==> flow/design.v <==
localparam  [31: 0] NOP        = 32'h0000_0013;      
localparam  [ 6: 0] LUI     = 7'b0110111,         
                    JAL     = 7'b1101111,         
                    JALR    = 7'b1100111,         
                    BRANCH  = 7'b1100011,         
                    LOAD    = 7'b0000011,         
                    STORE   = 7'b0100011,         
                    ARITHI  = 7'b0010011,         
                    ARITHR  = 7'b0110011;         
localparam  [ 2: 0] BEQ     = 3'b000,
                    BNE     = 3'b001,
                    BLT     = 3'b100,
                    BGE     = 3'b101,
                    BLTU    = 3'b110,
                    BGEU    = 3'b111;
localparam  [ 2: 0] LB      = 3'b000,
                    LH      = 3'b001,
                    LW      = 3'b010,
                    LBU     = 3'b100,
                    LHU     = 3'b101;
localparam  [ 2: 0] SB      = 3'b000,
                    SH      = 3'b001,
                    SW      = 3'b010;
localparam  [ 2: 0] ADD     = 3'b000,     
                    SLL     = 3'b001,
                    SLT     = 3'b010,
                    SLTU    = 3'b011,
                    XOR     = 3'b100,
                    SR      = 3'b101,     
                    OR      = 3'b110,
                    AND     = 3'b111;
`timescale 1ns/1ps
module execute
#(
	parameter [31:0] RESET = 32'h0000_0000
)
(
	input clk,
	input reset,
	input  [31:0] reg_rdata1,
	input  [31:0] reg_rdata2,
	input  [31:0] execute_imm,
	input  [31:0] pc,
	input  [31:0] fetch_pc,
	input     	immediate_sel,
	input     	mem_write,
	input     	jal,
	input     	jalr,
	input     	lui,
	input     	alu,
	input     	branch,
	input     	arithsubtype,
	input     	mem_to_reg,
	input     	stall_read,
	input  [4:0]  dest_reg_sel,
	input  [2:0]  alu_op,
	input  [1:0]  dmem_raddr,
	input     	wb_branch_i,
	input     	wb_branch_nxt_i,
	output [31:0] alu_operand1,
	output [31:0] alu_operand2,
	output [31:0] write_address,
	output    	branch_stall,
	output reg [31:0] next_pc,
	output reg    	branch_taken,
	output [31:0] wb_result,
	output    	wb_mem_write,
	output    	wb_alu_to_reg,
	output [4:0]  wb_dest_reg_sel,
	output    	wb_branch,
	output    	wb_branch_nxt,
	output    	wb_mem_to_reg,
	output [1:0]  wb_read_address,
	output [2:0]  mem_alu_operation
);
localparam  [31: 0] NOP        = 32'h0000_0013;      
localparam  [ 6: 0] LUI     = 7'b0110111,         
                    JAL     = 7'b1101111,         
                    JALR    = 7'b1100111,         
                    BRANCH  = 7'b1100011,         
                    LOAD    = 7'b0000011,         
                    STORE   = 7'b0100011,         
                    ARITHI  = 7'b0010011,         
                    ARITHR  = 7'b0110011;         
localparam  [ 2: 0] BEQ     = 3'b000,
                    BNE     = 3'b001,
                    BLT     = 3'b100,
                    BGE     = 3'b101,
                    BLTU    = 3'b110,
                    BGEU    = 3'b111;
localparam  [ 2: 0] LB      = 3'b000,
                    LH      = 3'b001,
                    LW      = 3'b010,
                    LBU     = 3'b100,
                    LHU     = 3'b101;
localparam  [ 2: 0] SB      = 3'b000,
                    SH      = 3'b001,
                    SW      = 3'b010;
localparam  [ 2: 0] ADD     = 3'b000,     
                    SLL     = 3'b001,
                    SLT     = 3'b010,
                    SLTU    = 3'b011,
                    XOR     = 3'b100,
                    SR      = 3'b101,     
                    OR      = 3'b110,
                    AND     = 3'b111;
reg  [31:0] ex_result;
wire [32:0] ex_result_subs;
wire [32:0] ex_result_subu;
wire [31:0] ex_result_sra = $signed(alu_operand1) >>> alu_operand2[4:0];
assign alu_operand1 = reg_rdata1;
assign alu_operand2 = immediate_sel ? execute_imm : reg_rdata2;  
assign ex_result_subs =
	{alu_operand1[31], alu_operand1} -
	{alu_operand2[31], alu_operand2};
assign ex_result_subu = $unsigned(alu_operand1) - $unsigned(alu_operand2);
assign write_address = alu_operand1 + execute_imm;
assign branch_stall  = wb_branch_nxt_i || wb_branch_i;
always @(*) begin
	next_pc  	= fetch_pc + 4;
	branch_taken = !branch_stall;
	case (1'b1)
    	jal  : next_pc = pc + execute_imm;
    	jalr : next_pc = alu_operand1 + execute_imm;
    	branch: begin
        	case (alu_op)
            	BEQ:  begin
                	next_pc = (ex_result_subs == 0)
                          	? pc + execute_imm
                          	: fetch_pc + 4;
                	if (ex_result_subs != 0)
                    	branch_taken = 1'b0;
            	end
            	BNE:  begin
					next_pc = (ex_result_subs != 0)
                          	? pc + execute_imm
                          	: fetch_pc + 4;
					if (ex_result_subs == 0)
                    	branch_taken = 1'b0;
            	end
            	BLT:  begin
                	next_pc = ex_result_subs[32]
                          	? pc + execute_imm
                          	: fetch_pc + 4;
                	if (!ex_result_subs[32])
                    	branch_taken = 1'b0;
            	end
            	BGE:  begin
                	next_pc = !ex_result_subs[32]
                          	? pc + execute_imm
                          	: fetch_pc + 4;
                	if (ex_result_subs[32])
                    	branch_taken = 1'b0;
            	end
            	BLTU: begin
                	next_pc = ex_result_subu[32]
                          	? pc + execute_imm
                          	: fetch_pc + 4;
                	if (!ex_result_subu[32])
                    	branch_taken = 1'b0;
            	end
            	BGEU: begin
                	next_pc = !ex_result_subu[32]
                          	? pc + execute_imm
                          	: fetch_pc + 4;
                	if (ex_result_subu[32])
                    	branch_taken = 1'b0;
            	end
            	default: next_pc = fetch_pc;  
        	endcase
    	end
    	default: begin     	 
        	next_pc  	= fetch_pc + 4;
        	branch_taken = 1'b0;
    	end
	endcase
end
always @(*) begin
	case (1'b1)
    	mem_write: ex_result = alu_operand2;
    	jal,
    	jalr:  	ex_result = pc + 4;
    	lui:   	ex_result = execute_imm;
    	alu: begin
        	case (alu_op)
            	ADD : ex_result =
                  	arithsubtype
                  	? alu_operand1 - alu_operand2
                  	: alu_operand1 + alu_operand2;
            	SLL : ex_result = alu_operand1 << alu_operand2[4:0];  
            	SLT : ex_result = ex_result_subs[32];
				SLTU: ex_result = ($unsigned(alu_operand1) < $unsigned(alu_operand2)) ? 1 : 0;  
            	XOR : ex_result = alu_operand1 ^ alu_operand2;
            	SR  : ex_result =
                  	arithsubtype
                  	? ex_result_sra
                  	: alu_operand1 >> alu_operand2[4:0];
            	OR  : ex_result = alu_operand1 | alu_operand2;
            	AND : ex_result = alu_operand1 & alu_operand2;
            	default: ex_result = 'hx;
        	endcase
    	end
    	default: ex_result = 'hx;
	endcase
end
ex_mem_wb_reg u_ex_mem_wb (
	.clk        	(clk),
	.reset_n    	(reset),
	.stall_n    	(stall_read),
	.ex_result  	(ex_result),
	.mem_write  	(mem_write && !branch_stall),
	.alu_to_reg 	(alu | lui | jal |
                  	jalr | mem_to_reg),
	.dest_reg_sel   (dest_reg_sel),
	.branch_taken   (branch_taken),
	.mem_to_reg 	(mem_to_reg),
	.read_address   (dmem_raddr),
	.alu_operation  (alu_op),
	.ex_mem_result    	(wb_result),
	.ex_mem_mem_write 	(wb_mem_write),
	.ex_mem_alu_to_reg	(wb_alu_to_reg),
	.ex_mem_dest_reg_sel  (wb_dest_reg_sel),
	.ex_mem_branch    	(wb_branch),
	.ex_mem_branch_nxt	(wb_branch_nxt),
	.ex_mem_mem_to_reg	(wb_mem_to_reg),
	.ex_mem_read_address  (wb_read_address),
	.ex_mem_alu_operation (mem_alu_operation)
);
endmodule
module ex_mem_wb_reg (
	input     	clk,
	input     	reset_n,
	input     	stall_n,
	input  [31:0] ex_result,
	input     	mem_write,
	input     	alu_to_reg,
	input  [4:0]  dest_reg_sel,
	input     	branch_taken,
	input     	mem_to_reg,
	input  [1:0]  read_address,
	input  [2:0]  alu_operation,
	output reg [31:0] ex_mem_result,
	output reg    	ex_mem_mem_write,
	output reg    	ex_mem_alu_to_reg,
	output reg [4:0]  ex_mem_dest_reg_sel,
	output reg    	ex_mem_branch,
	output reg    	ex_mem_branch_nxt,
	output reg    	ex_mem_mem_to_reg,
	output reg [1:0]  ex_mem_read_address,
	output reg [2:0]  ex_mem_alu_operation
);
always @(posedge clk or negedge reset_n) begin
	if (!reset_n) begin
    	ex_mem_result     	<= 32'h0;
    	ex_mem_mem_write  	<= 1'b0;
    	ex_mem_alu_to_reg 	<= 1'b0;
    	ex_mem_dest_reg_sel   <= 5'h0;
    	ex_mem_branch     	<= 1'b0;
    	ex_mem_branch_nxt 	<= 1'b0;
    	ex_mem_mem_to_reg 	<= 1'b0;
    	ex_mem_read_address   <= 2'h0;
    	ex_mem_alu_operation  <= 3'h0;
	end
	else if (!stall_n) begin
    	ex_mem_result     	<= ex_result;
    	ex_mem_mem_write  	<= mem_write;
    	ex_mem_alu_to_reg 	<= alu_to_reg;
    	ex_mem_dest_reg_sel   <= dest_reg_sel;
    	ex_mem_branch     	<= branch_taken;
    	ex_mem_branch_nxt 	<= ex_mem_branch;   
    	ex_mem_mem_to_reg 	<= mem_to_reg;
    	ex_mem_read_address   <= read_address;
    	ex_mem_alu_operation  <= alu_operation;
	end
end
endmodule
* From RTL to reports: execute
The steps from the RTL of execute to its reports follow in flow order.
Line numbers count from 1 in the design file above.
Operators: Yosys type, input widths -> output width; for muxes data width and select width s.
Library cell names are shortened.
A cell with n/a has no value.
- Top module :: execute
- Clock :: clk
- Cell library :: sky130hd
- Timing corner :: tt_025C_1v80

* After elaboration
Counts by Yosys on the flattened word-level netlist (proc, flatten, opt, wreduce; memories kept). Register bits leave out memories and registers merged into their read ports (data or address). Print and check cells are left out.
- Latch bits :: 0
- Memory bits (writable) :: 0
- Clocked read ports x word width :: 0
- Bits in read-only memories :: 0
- Flip-flop bits (word level) :: 47
- Memories :: 0
- Output and inout bits :: 177
- Cells after elaboration :: 71
- Multiply operators :: 0
- Shifts and indexed selects :: 3
- Equality and inequality tests :: 7
- Reduce/logical cells :: 7
- Bitwise gates (word level) :: 7
- Magnitude comparators :: 1
- Add/sub/neg operators :: 8
- Mux-type cells :: 29
- Divide/modulo/power cells :: 0
** Operators with widths (count)
- $mux 32 :: 16
- $pmux 32 s8 :: 1
- $pmux 32 s6 :: 1
- $add 32x32->32 :: 3
- $sub 32x32->33 :: 2
- $add 32x3->32 const B :: 2
- $logic_not 33->1 :: 1
- $reduce_bool 33->1 :: 1
- $sub 32x32->32 :: 1
- $lt 32x32->1 :: 1
- $and 32x32->32 :: 1
- $or 32x32->32 :: 1
- $xor 32x32->32 :: 1
- $shl 32x5->32 :: 1
- $shr 32x5->32 :: 1
- $sshr 32x5->32 :: 1
- $eq 3x3->1 const B :: 4
- $mux 1 :: 10
- $eq 3x2->1 const B :: 2
- $pmux 1 s6 :: 1
- $or 1x1->1 :: 4
- $eq 3x1->1 const B :: 1
- $logic_not 3->1 :: 1
- $reduce_or 2->1 :: 1
- $logic_and 1x1->1 :: 1
- $logic_or 1x1->1 :: 1
- $logic_not 1->1 :: 1

* Logic depth
Longest topological path by Yosys (ltp), each cell counted once; first at word level (registers and memories cut), then after technology mapping (sequential cells cut; the memories' decode and read muxes count).
- Depth after elaboration :: 8
- ABC_AREA :: 0
- Depth in mapped cells :: 23
- Mapped depth without buffers :: 18

* Netlist
Yosys stat after the flow's synthesis: flattened, memories mapped to cells. It holds for the ABC_AREA given above (unset counts as 0); a run with the other value may have another netlist.
Totals and module areas in this step are rounded.
** Cell types (count)
- ha_1 :: 161
- a21oi_1 :: 292
- dfrtp_1 :: 47
- o21ai_0 :: 215
- nor2_1 :: 271
- mux2i_1 :: 90
- nand2_1 :: 230
- xnor2_1 :: 93
- mux4_2 :: 25
- o211ai_1 :: 70
- clkbuf_1 :: 123
- inv_1 :: 123
- a21o_1 :: 57
- xor2_1 :: 42
- nand3_1 :: 69
- a211oi_1 :: 36
- mux2_2 :: 24
- buf_4 :: 32
Other cell types: 85; their cells: 640.
- Cell count :: 2640
- Mapped flip-flops :: 47
- Sequential part of the area :: 0.00118 mm^2
- Chip area (Yosys) :: 0.018 mm^2
- Buffer cells :: 196
By module: a second synthesis without flattening, with its own total; a netlist apart from the flattened one above.
- Cells (unflattened synthesis) :: 2600
- Area (unflattened synthesis) :: 0.018 mm^2
Rows give one instance, submodules left out.
** By module
- execute :: cells 2501, area 0.0161 mm^2, instances 1
- ex_mem_wb_reg :: cells 99, area 0.00187 mm^2, instances 1

* Path before layout
OpenSTA on the mapped netlist: ideal clock, no wires. The path of least setup slack (recovery checks aside). Input and output delay are each 20% of the period. Register names are those of the netlist, which keeps one name where synthesis merged equal registers.
- Path kind :: input -> output
- Start point :: input port immediate_sel
- End point :: output port next_pc[7]
- External input delay :: 2.400 ns
- Arrival time :: 7.721 ns
- Driving pins on the path :: 22
- Period :: 12.0 ns
- Output delay :: 2.400 ns
- Delay of the path :: 5.321 ns
- Path buffers :: 6
- Setup slack :: 1.879 ns
- Period reached after synthesis :: 10.121 ns
"delay of the path" = arrival - input delay + setup time.
A path that ends at an output port has no setup time.
"driving pins on the path" counts driving pins, that of a launching flip-flop among them; a cell with two outputs on the path counts twice.
"period reached after synthesis" = period - worst setup slack (recovery checks aside). The figure is calculated, with input and output delays left at 20% of the set period.
Between the ends stands the longest chain of elaborated cells between them, by number of cells; it is not shown to be the way that was timed. Of several equally long chains one is given.
A line is the first line of the expression or statement that the cell stems from. Yosys adds cells for indexed reads and writes and turns some case tables into memories.
- Cell sequence :: buf_2 > mux2i_1 > inv_1 > clkbuf_1 > clkbuf_1 > clkbuf_1 > buf_1 > ha_1 > fa_1 > o21bai_2 > a211oi_4 > o21ai_4 > a2111oi_4 > nor3_1 > a311o_1 > nor4_1 > and4b_1 > mux2_2 > o21ai_2 > buf_2 > a21oi_1 > o311ai_1
- Length of the longest elaborated chain :: 8
- Elaborated cells on any way between the ends :: 15
** Ends and longest elaborated chain, after synthesis
- start, declared :: RTL line 45 : input immediate_sel,
- $mux 32 :: RTL line 112 : assign alu_operand2 = immediate_sel ? execute_imm : reg_rdata2;
- $sub 32x32->33 :: RTL line 114 : {alu_operand1[31], alu_operand1} -
- $reduce_bool 33->1 :: RTL line 135 : next_pc = (ex_result_subs != 0)
- $mux 32 :: RTL line 135
- $pmux 32 s6 :: RTL line 126 : case (alu_op)
- $mux 32 (3 in a row) :: RTL line 122 : case (1'b1)
- end, declared :: RTL line 64 : output reg [31:0] next_pc,

* Path in the finished layout
From the final timing report of flow run B: the path of least setup slack in the routed layout; clock arrival at registers is part of the times.
- Path kind :: input -> output
- Start point :: input port reg_rdata1[4]
- End point :: output port next_pc[12]
- Setup slack :: 0.38 ns
- Path buffers :: 8
- Driving pins on the path :: 23
- Period :: 8.4 ns
- Output delay :: 1.68 ns
- Arrival time :: 6.34 ns
- External input delay :: 1.68 ns
Between the ends stands the longest chain of elaborated cells between them, by number of cells; it is not shown to be the way that was timed. Of several equally long chains one is given.
- Cell sequence :: clkdlybuf4s50_1 > inv_1 > ha_4 > nor2b_4 > a211oi_4 > o21ai_4 > buf_6 > a2111oi_4 > buf_4 > nor2_4 > buf_4 > a21oi_4 > o211ai_4 > nor4_4 > buf_6 > and3_4 > o211a_4 > buf_6 > buf_8 > o311a_1 > o21ai_2 > a22o_1 > buf_2
- Length of the longest elaborated chain :: 7
- Elaborated cells on any way between the ends :: 15
** Ends and longest elaborated chain, post-layout
- start, declared :: RTL line 40 : input [31:0] reg_rdata1,
- $sub 32x32->33 :: RTL line 114 : {alu_operand1[31], alu_operand1} -
- $reduce_bool 33->1 :: RTL line 135 : next_pc = (ex_result_subs != 0)
- $mux 32 :: RTL line 135
- $pmux 32 s6 :: RTL line 126 : case (alu_op)
- $mux 32 (3 in a row) :: RTL line 122 : case (1'b1)
- end, declared :: RTL line 64 : output reg [31:0] next_pc,

Measured data: module execute, platform sky130hd, 3 stored runs of the flow under differing settings, order arbitrary. Input and output delays are each 20% of the period that was set; the output load is 0.01 pF.
"clock period achieved" means the clock period less the worst setup slack. The figure is calculated, with input and output delays left at 20% of the set period.
By "worst path time" is meant the share of the clock period that the worst setup path is allowed (20% is reserved at inputs, 20% at outputs), minus its slack. Clock arrival times at its registers enter into it.
By "power" is meant OpenSTA's value without simulated activity: inputs other than the clock are taken to toggle once in ten clock periods, and the tool carries that through the logic.
The results are shown rounded.

* Flow run A
** Files
==> flow/run.sh <==
#!/bin/bash
# the make line also repeats the synthesis and layout settings of config.mk as NAME=value (left out here)
make -C /OpenROAD-flow-scripts/flow DESIGN_CONFIG=/design/flow/config.mk WORK_HOME=/design/flow/orfs CLKGATE_MAP_FILE= finish
==> flow/config.mk <==
export PLATFORM = sky130hd
export DESIGN_NAME = execute
export DESIGN_NICKNAME = execute
export VERILOG_FILES = /design/flow/design.v
export SDC_FILE = /design/flow/constraint.sdc
export NUM_CORES = 4
export LEC_CHECK = 0
export CAP_MARGIN = 10
export CELL_PAD_IN_SITES_DETAIL_PLACEMENT = 2
export CELL_PAD_IN_SITES_GLOBAL_PLACEMENT = 1
export CORE_ASPECT_RATIO = 1.8
export CORE_MARGIN = 7
export CORE_UTILIZATION = 40
export GPL_ROUTABILITY_DRIVEN = 0
export GPL_TIMING_DRIVEN = 0
export HOLD_SLACK_MARGIN = 0.01
export MAX_ROUTING_LAYER = met5
export MIN_ROUTING_LAYER = met1
export SETUP_SLACK_MARGIN = -0.72
export SLEW_MARGIN = 30
export TNS_END_PERCENT = 20
==> flow/constraint.sdc <==
create_clock -name core_clock -period 7.89 [get_ports {clk}]
set_input_delay 1.5780 -clock core_clock [delete_from_list [all_inputs] [get_ports {clk}]]
set_output_delay 1.5780 -clock core_clock [all_outputs]
set_load 0.01 [all_outputs]
** Results
Unfinished; error DPL-0033 in placement.

* Flow run B
** Files
==> flow/run.sh <==
#!/bin/bash
# the make line also repeats the synthesis and layout settings of config.mk as NAME=value (left out here)
make -C /OpenROAD-flow-scripts/flow DESIGN_CONFIG=/design/flow/config.mk WORK_HOME=/design/flow/orfs CLKGATE_MAP_FILE= finish
==> flow/config.mk <==
export PLATFORM = sky130hd
export DESIGN_NAME = execute
export DESIGN_NICKNAME = execute
export VERILOG_FILES = /design/flow/design.v
export SDC_FILE = /design/flow/constraint.sdc
export NUM_CORES = 4
export LEC_CHECK = 0
export CAP_MARGIN = 20
export CORE_MARGIN = 2
export CORE_UTILIZATION = 26
export GPL_ROUTABILITY_DRIVEN = 1
export MAX_ROUTING_LAYER = met4
export PLACE_DENSITY_LB_ADDON = 0.14
export SETUP_SLACK_MARGIN = 1.52
export SLEW_MARGIN = 20
==> flow/constraint.sdc <==
create_clock -name core_clock -period 8.4 [get_ports {clk}]
set_input_delay 1.6800 -clock core_clock [delete_from_list [all_inputs] [get_ports {clk}]]
set_output_delay 1.6800 -clock core_clock [all_outputs]
set_load 0.01 [all_outputs]
** Results
- Mapped cell area after synthesis :: 0.018 mm^2
- Full die area :: 0.0713 mm^2
- Standard-cell area of the final layout :: 0.0281 mm^2
- Post-route utilization :: 41.0 %
- Lowest setup slack :: 0.385 ns
- Total negative slack on setup checks :: 0.000 ns
- Smallest hold slack :: 0.499 ns
- Power :: 3.18 mW
- Clock period achieved :: 8.015 ns
- Worst path time :: 4.66 ns
- Class of the worst setup path :: input -> output

* Flow run C
** Files
==> flow/run.sh <==
#!/bin/bash
# the make line also repeats the synthesis and layout settings of config.mk as NAME=value (left out here)
make -C /OpenROAD-flow-scripts/flow DESIGN_CONFIG=/design/flow/config.mk WORK_HOME=/design/flow/orfs CLKGATE_MAP_FILE= finish
==> flow/config.mk <==
export PLATFORM = sky130hd
export DESIGN_NAME = execute
export DESIGN_NICKNAME = execute
export VERILOG_FILES = /design/flow/design.v
export SDC_FILE = /design/flow/constraint.sdc
export NUM_CORES = 4
export LEC_CHECK = 0
export CAP_MARGIN = 20
export CELL_PAD_IN_SITES_DETAIL_PLACEMENT = 1
export CORE_MARGIN = 2
export CORE_UTILIZATION = 40
export SLEW_MARGIN = 20
==> flow/constraint.sdc <==
create_clock -name core_clock -period 19.8 [get_ports {clk}]
set_input_delay 3.9600 -clock core_clock [delete_from_list [all_inputs] [get_ports {clk}]]
set_output_delay 3.9600 -clock core_clock [all_outputs]
set_load 0.01 [all_outputs]
** Results
- Mapped cell area after synthesis :: 0.018 mm^2
- Full die area :: 0.0467 mm^2
- Standard-cell area of the final layout :: 0.0222 mm^2
- Post-route utilization :: 50.1 %
- Lowest setup slack :: 4.49 ns
- Total negative slack on setup checks :: 0.000 ns
- Smallest hold slack :: 0.511 ns
- Power :: 1.12 mW
- Clock period achieved :: 15.310 ns
- Worst path time :: 7.39 ns
- Class of the worst setup path :: input -> output
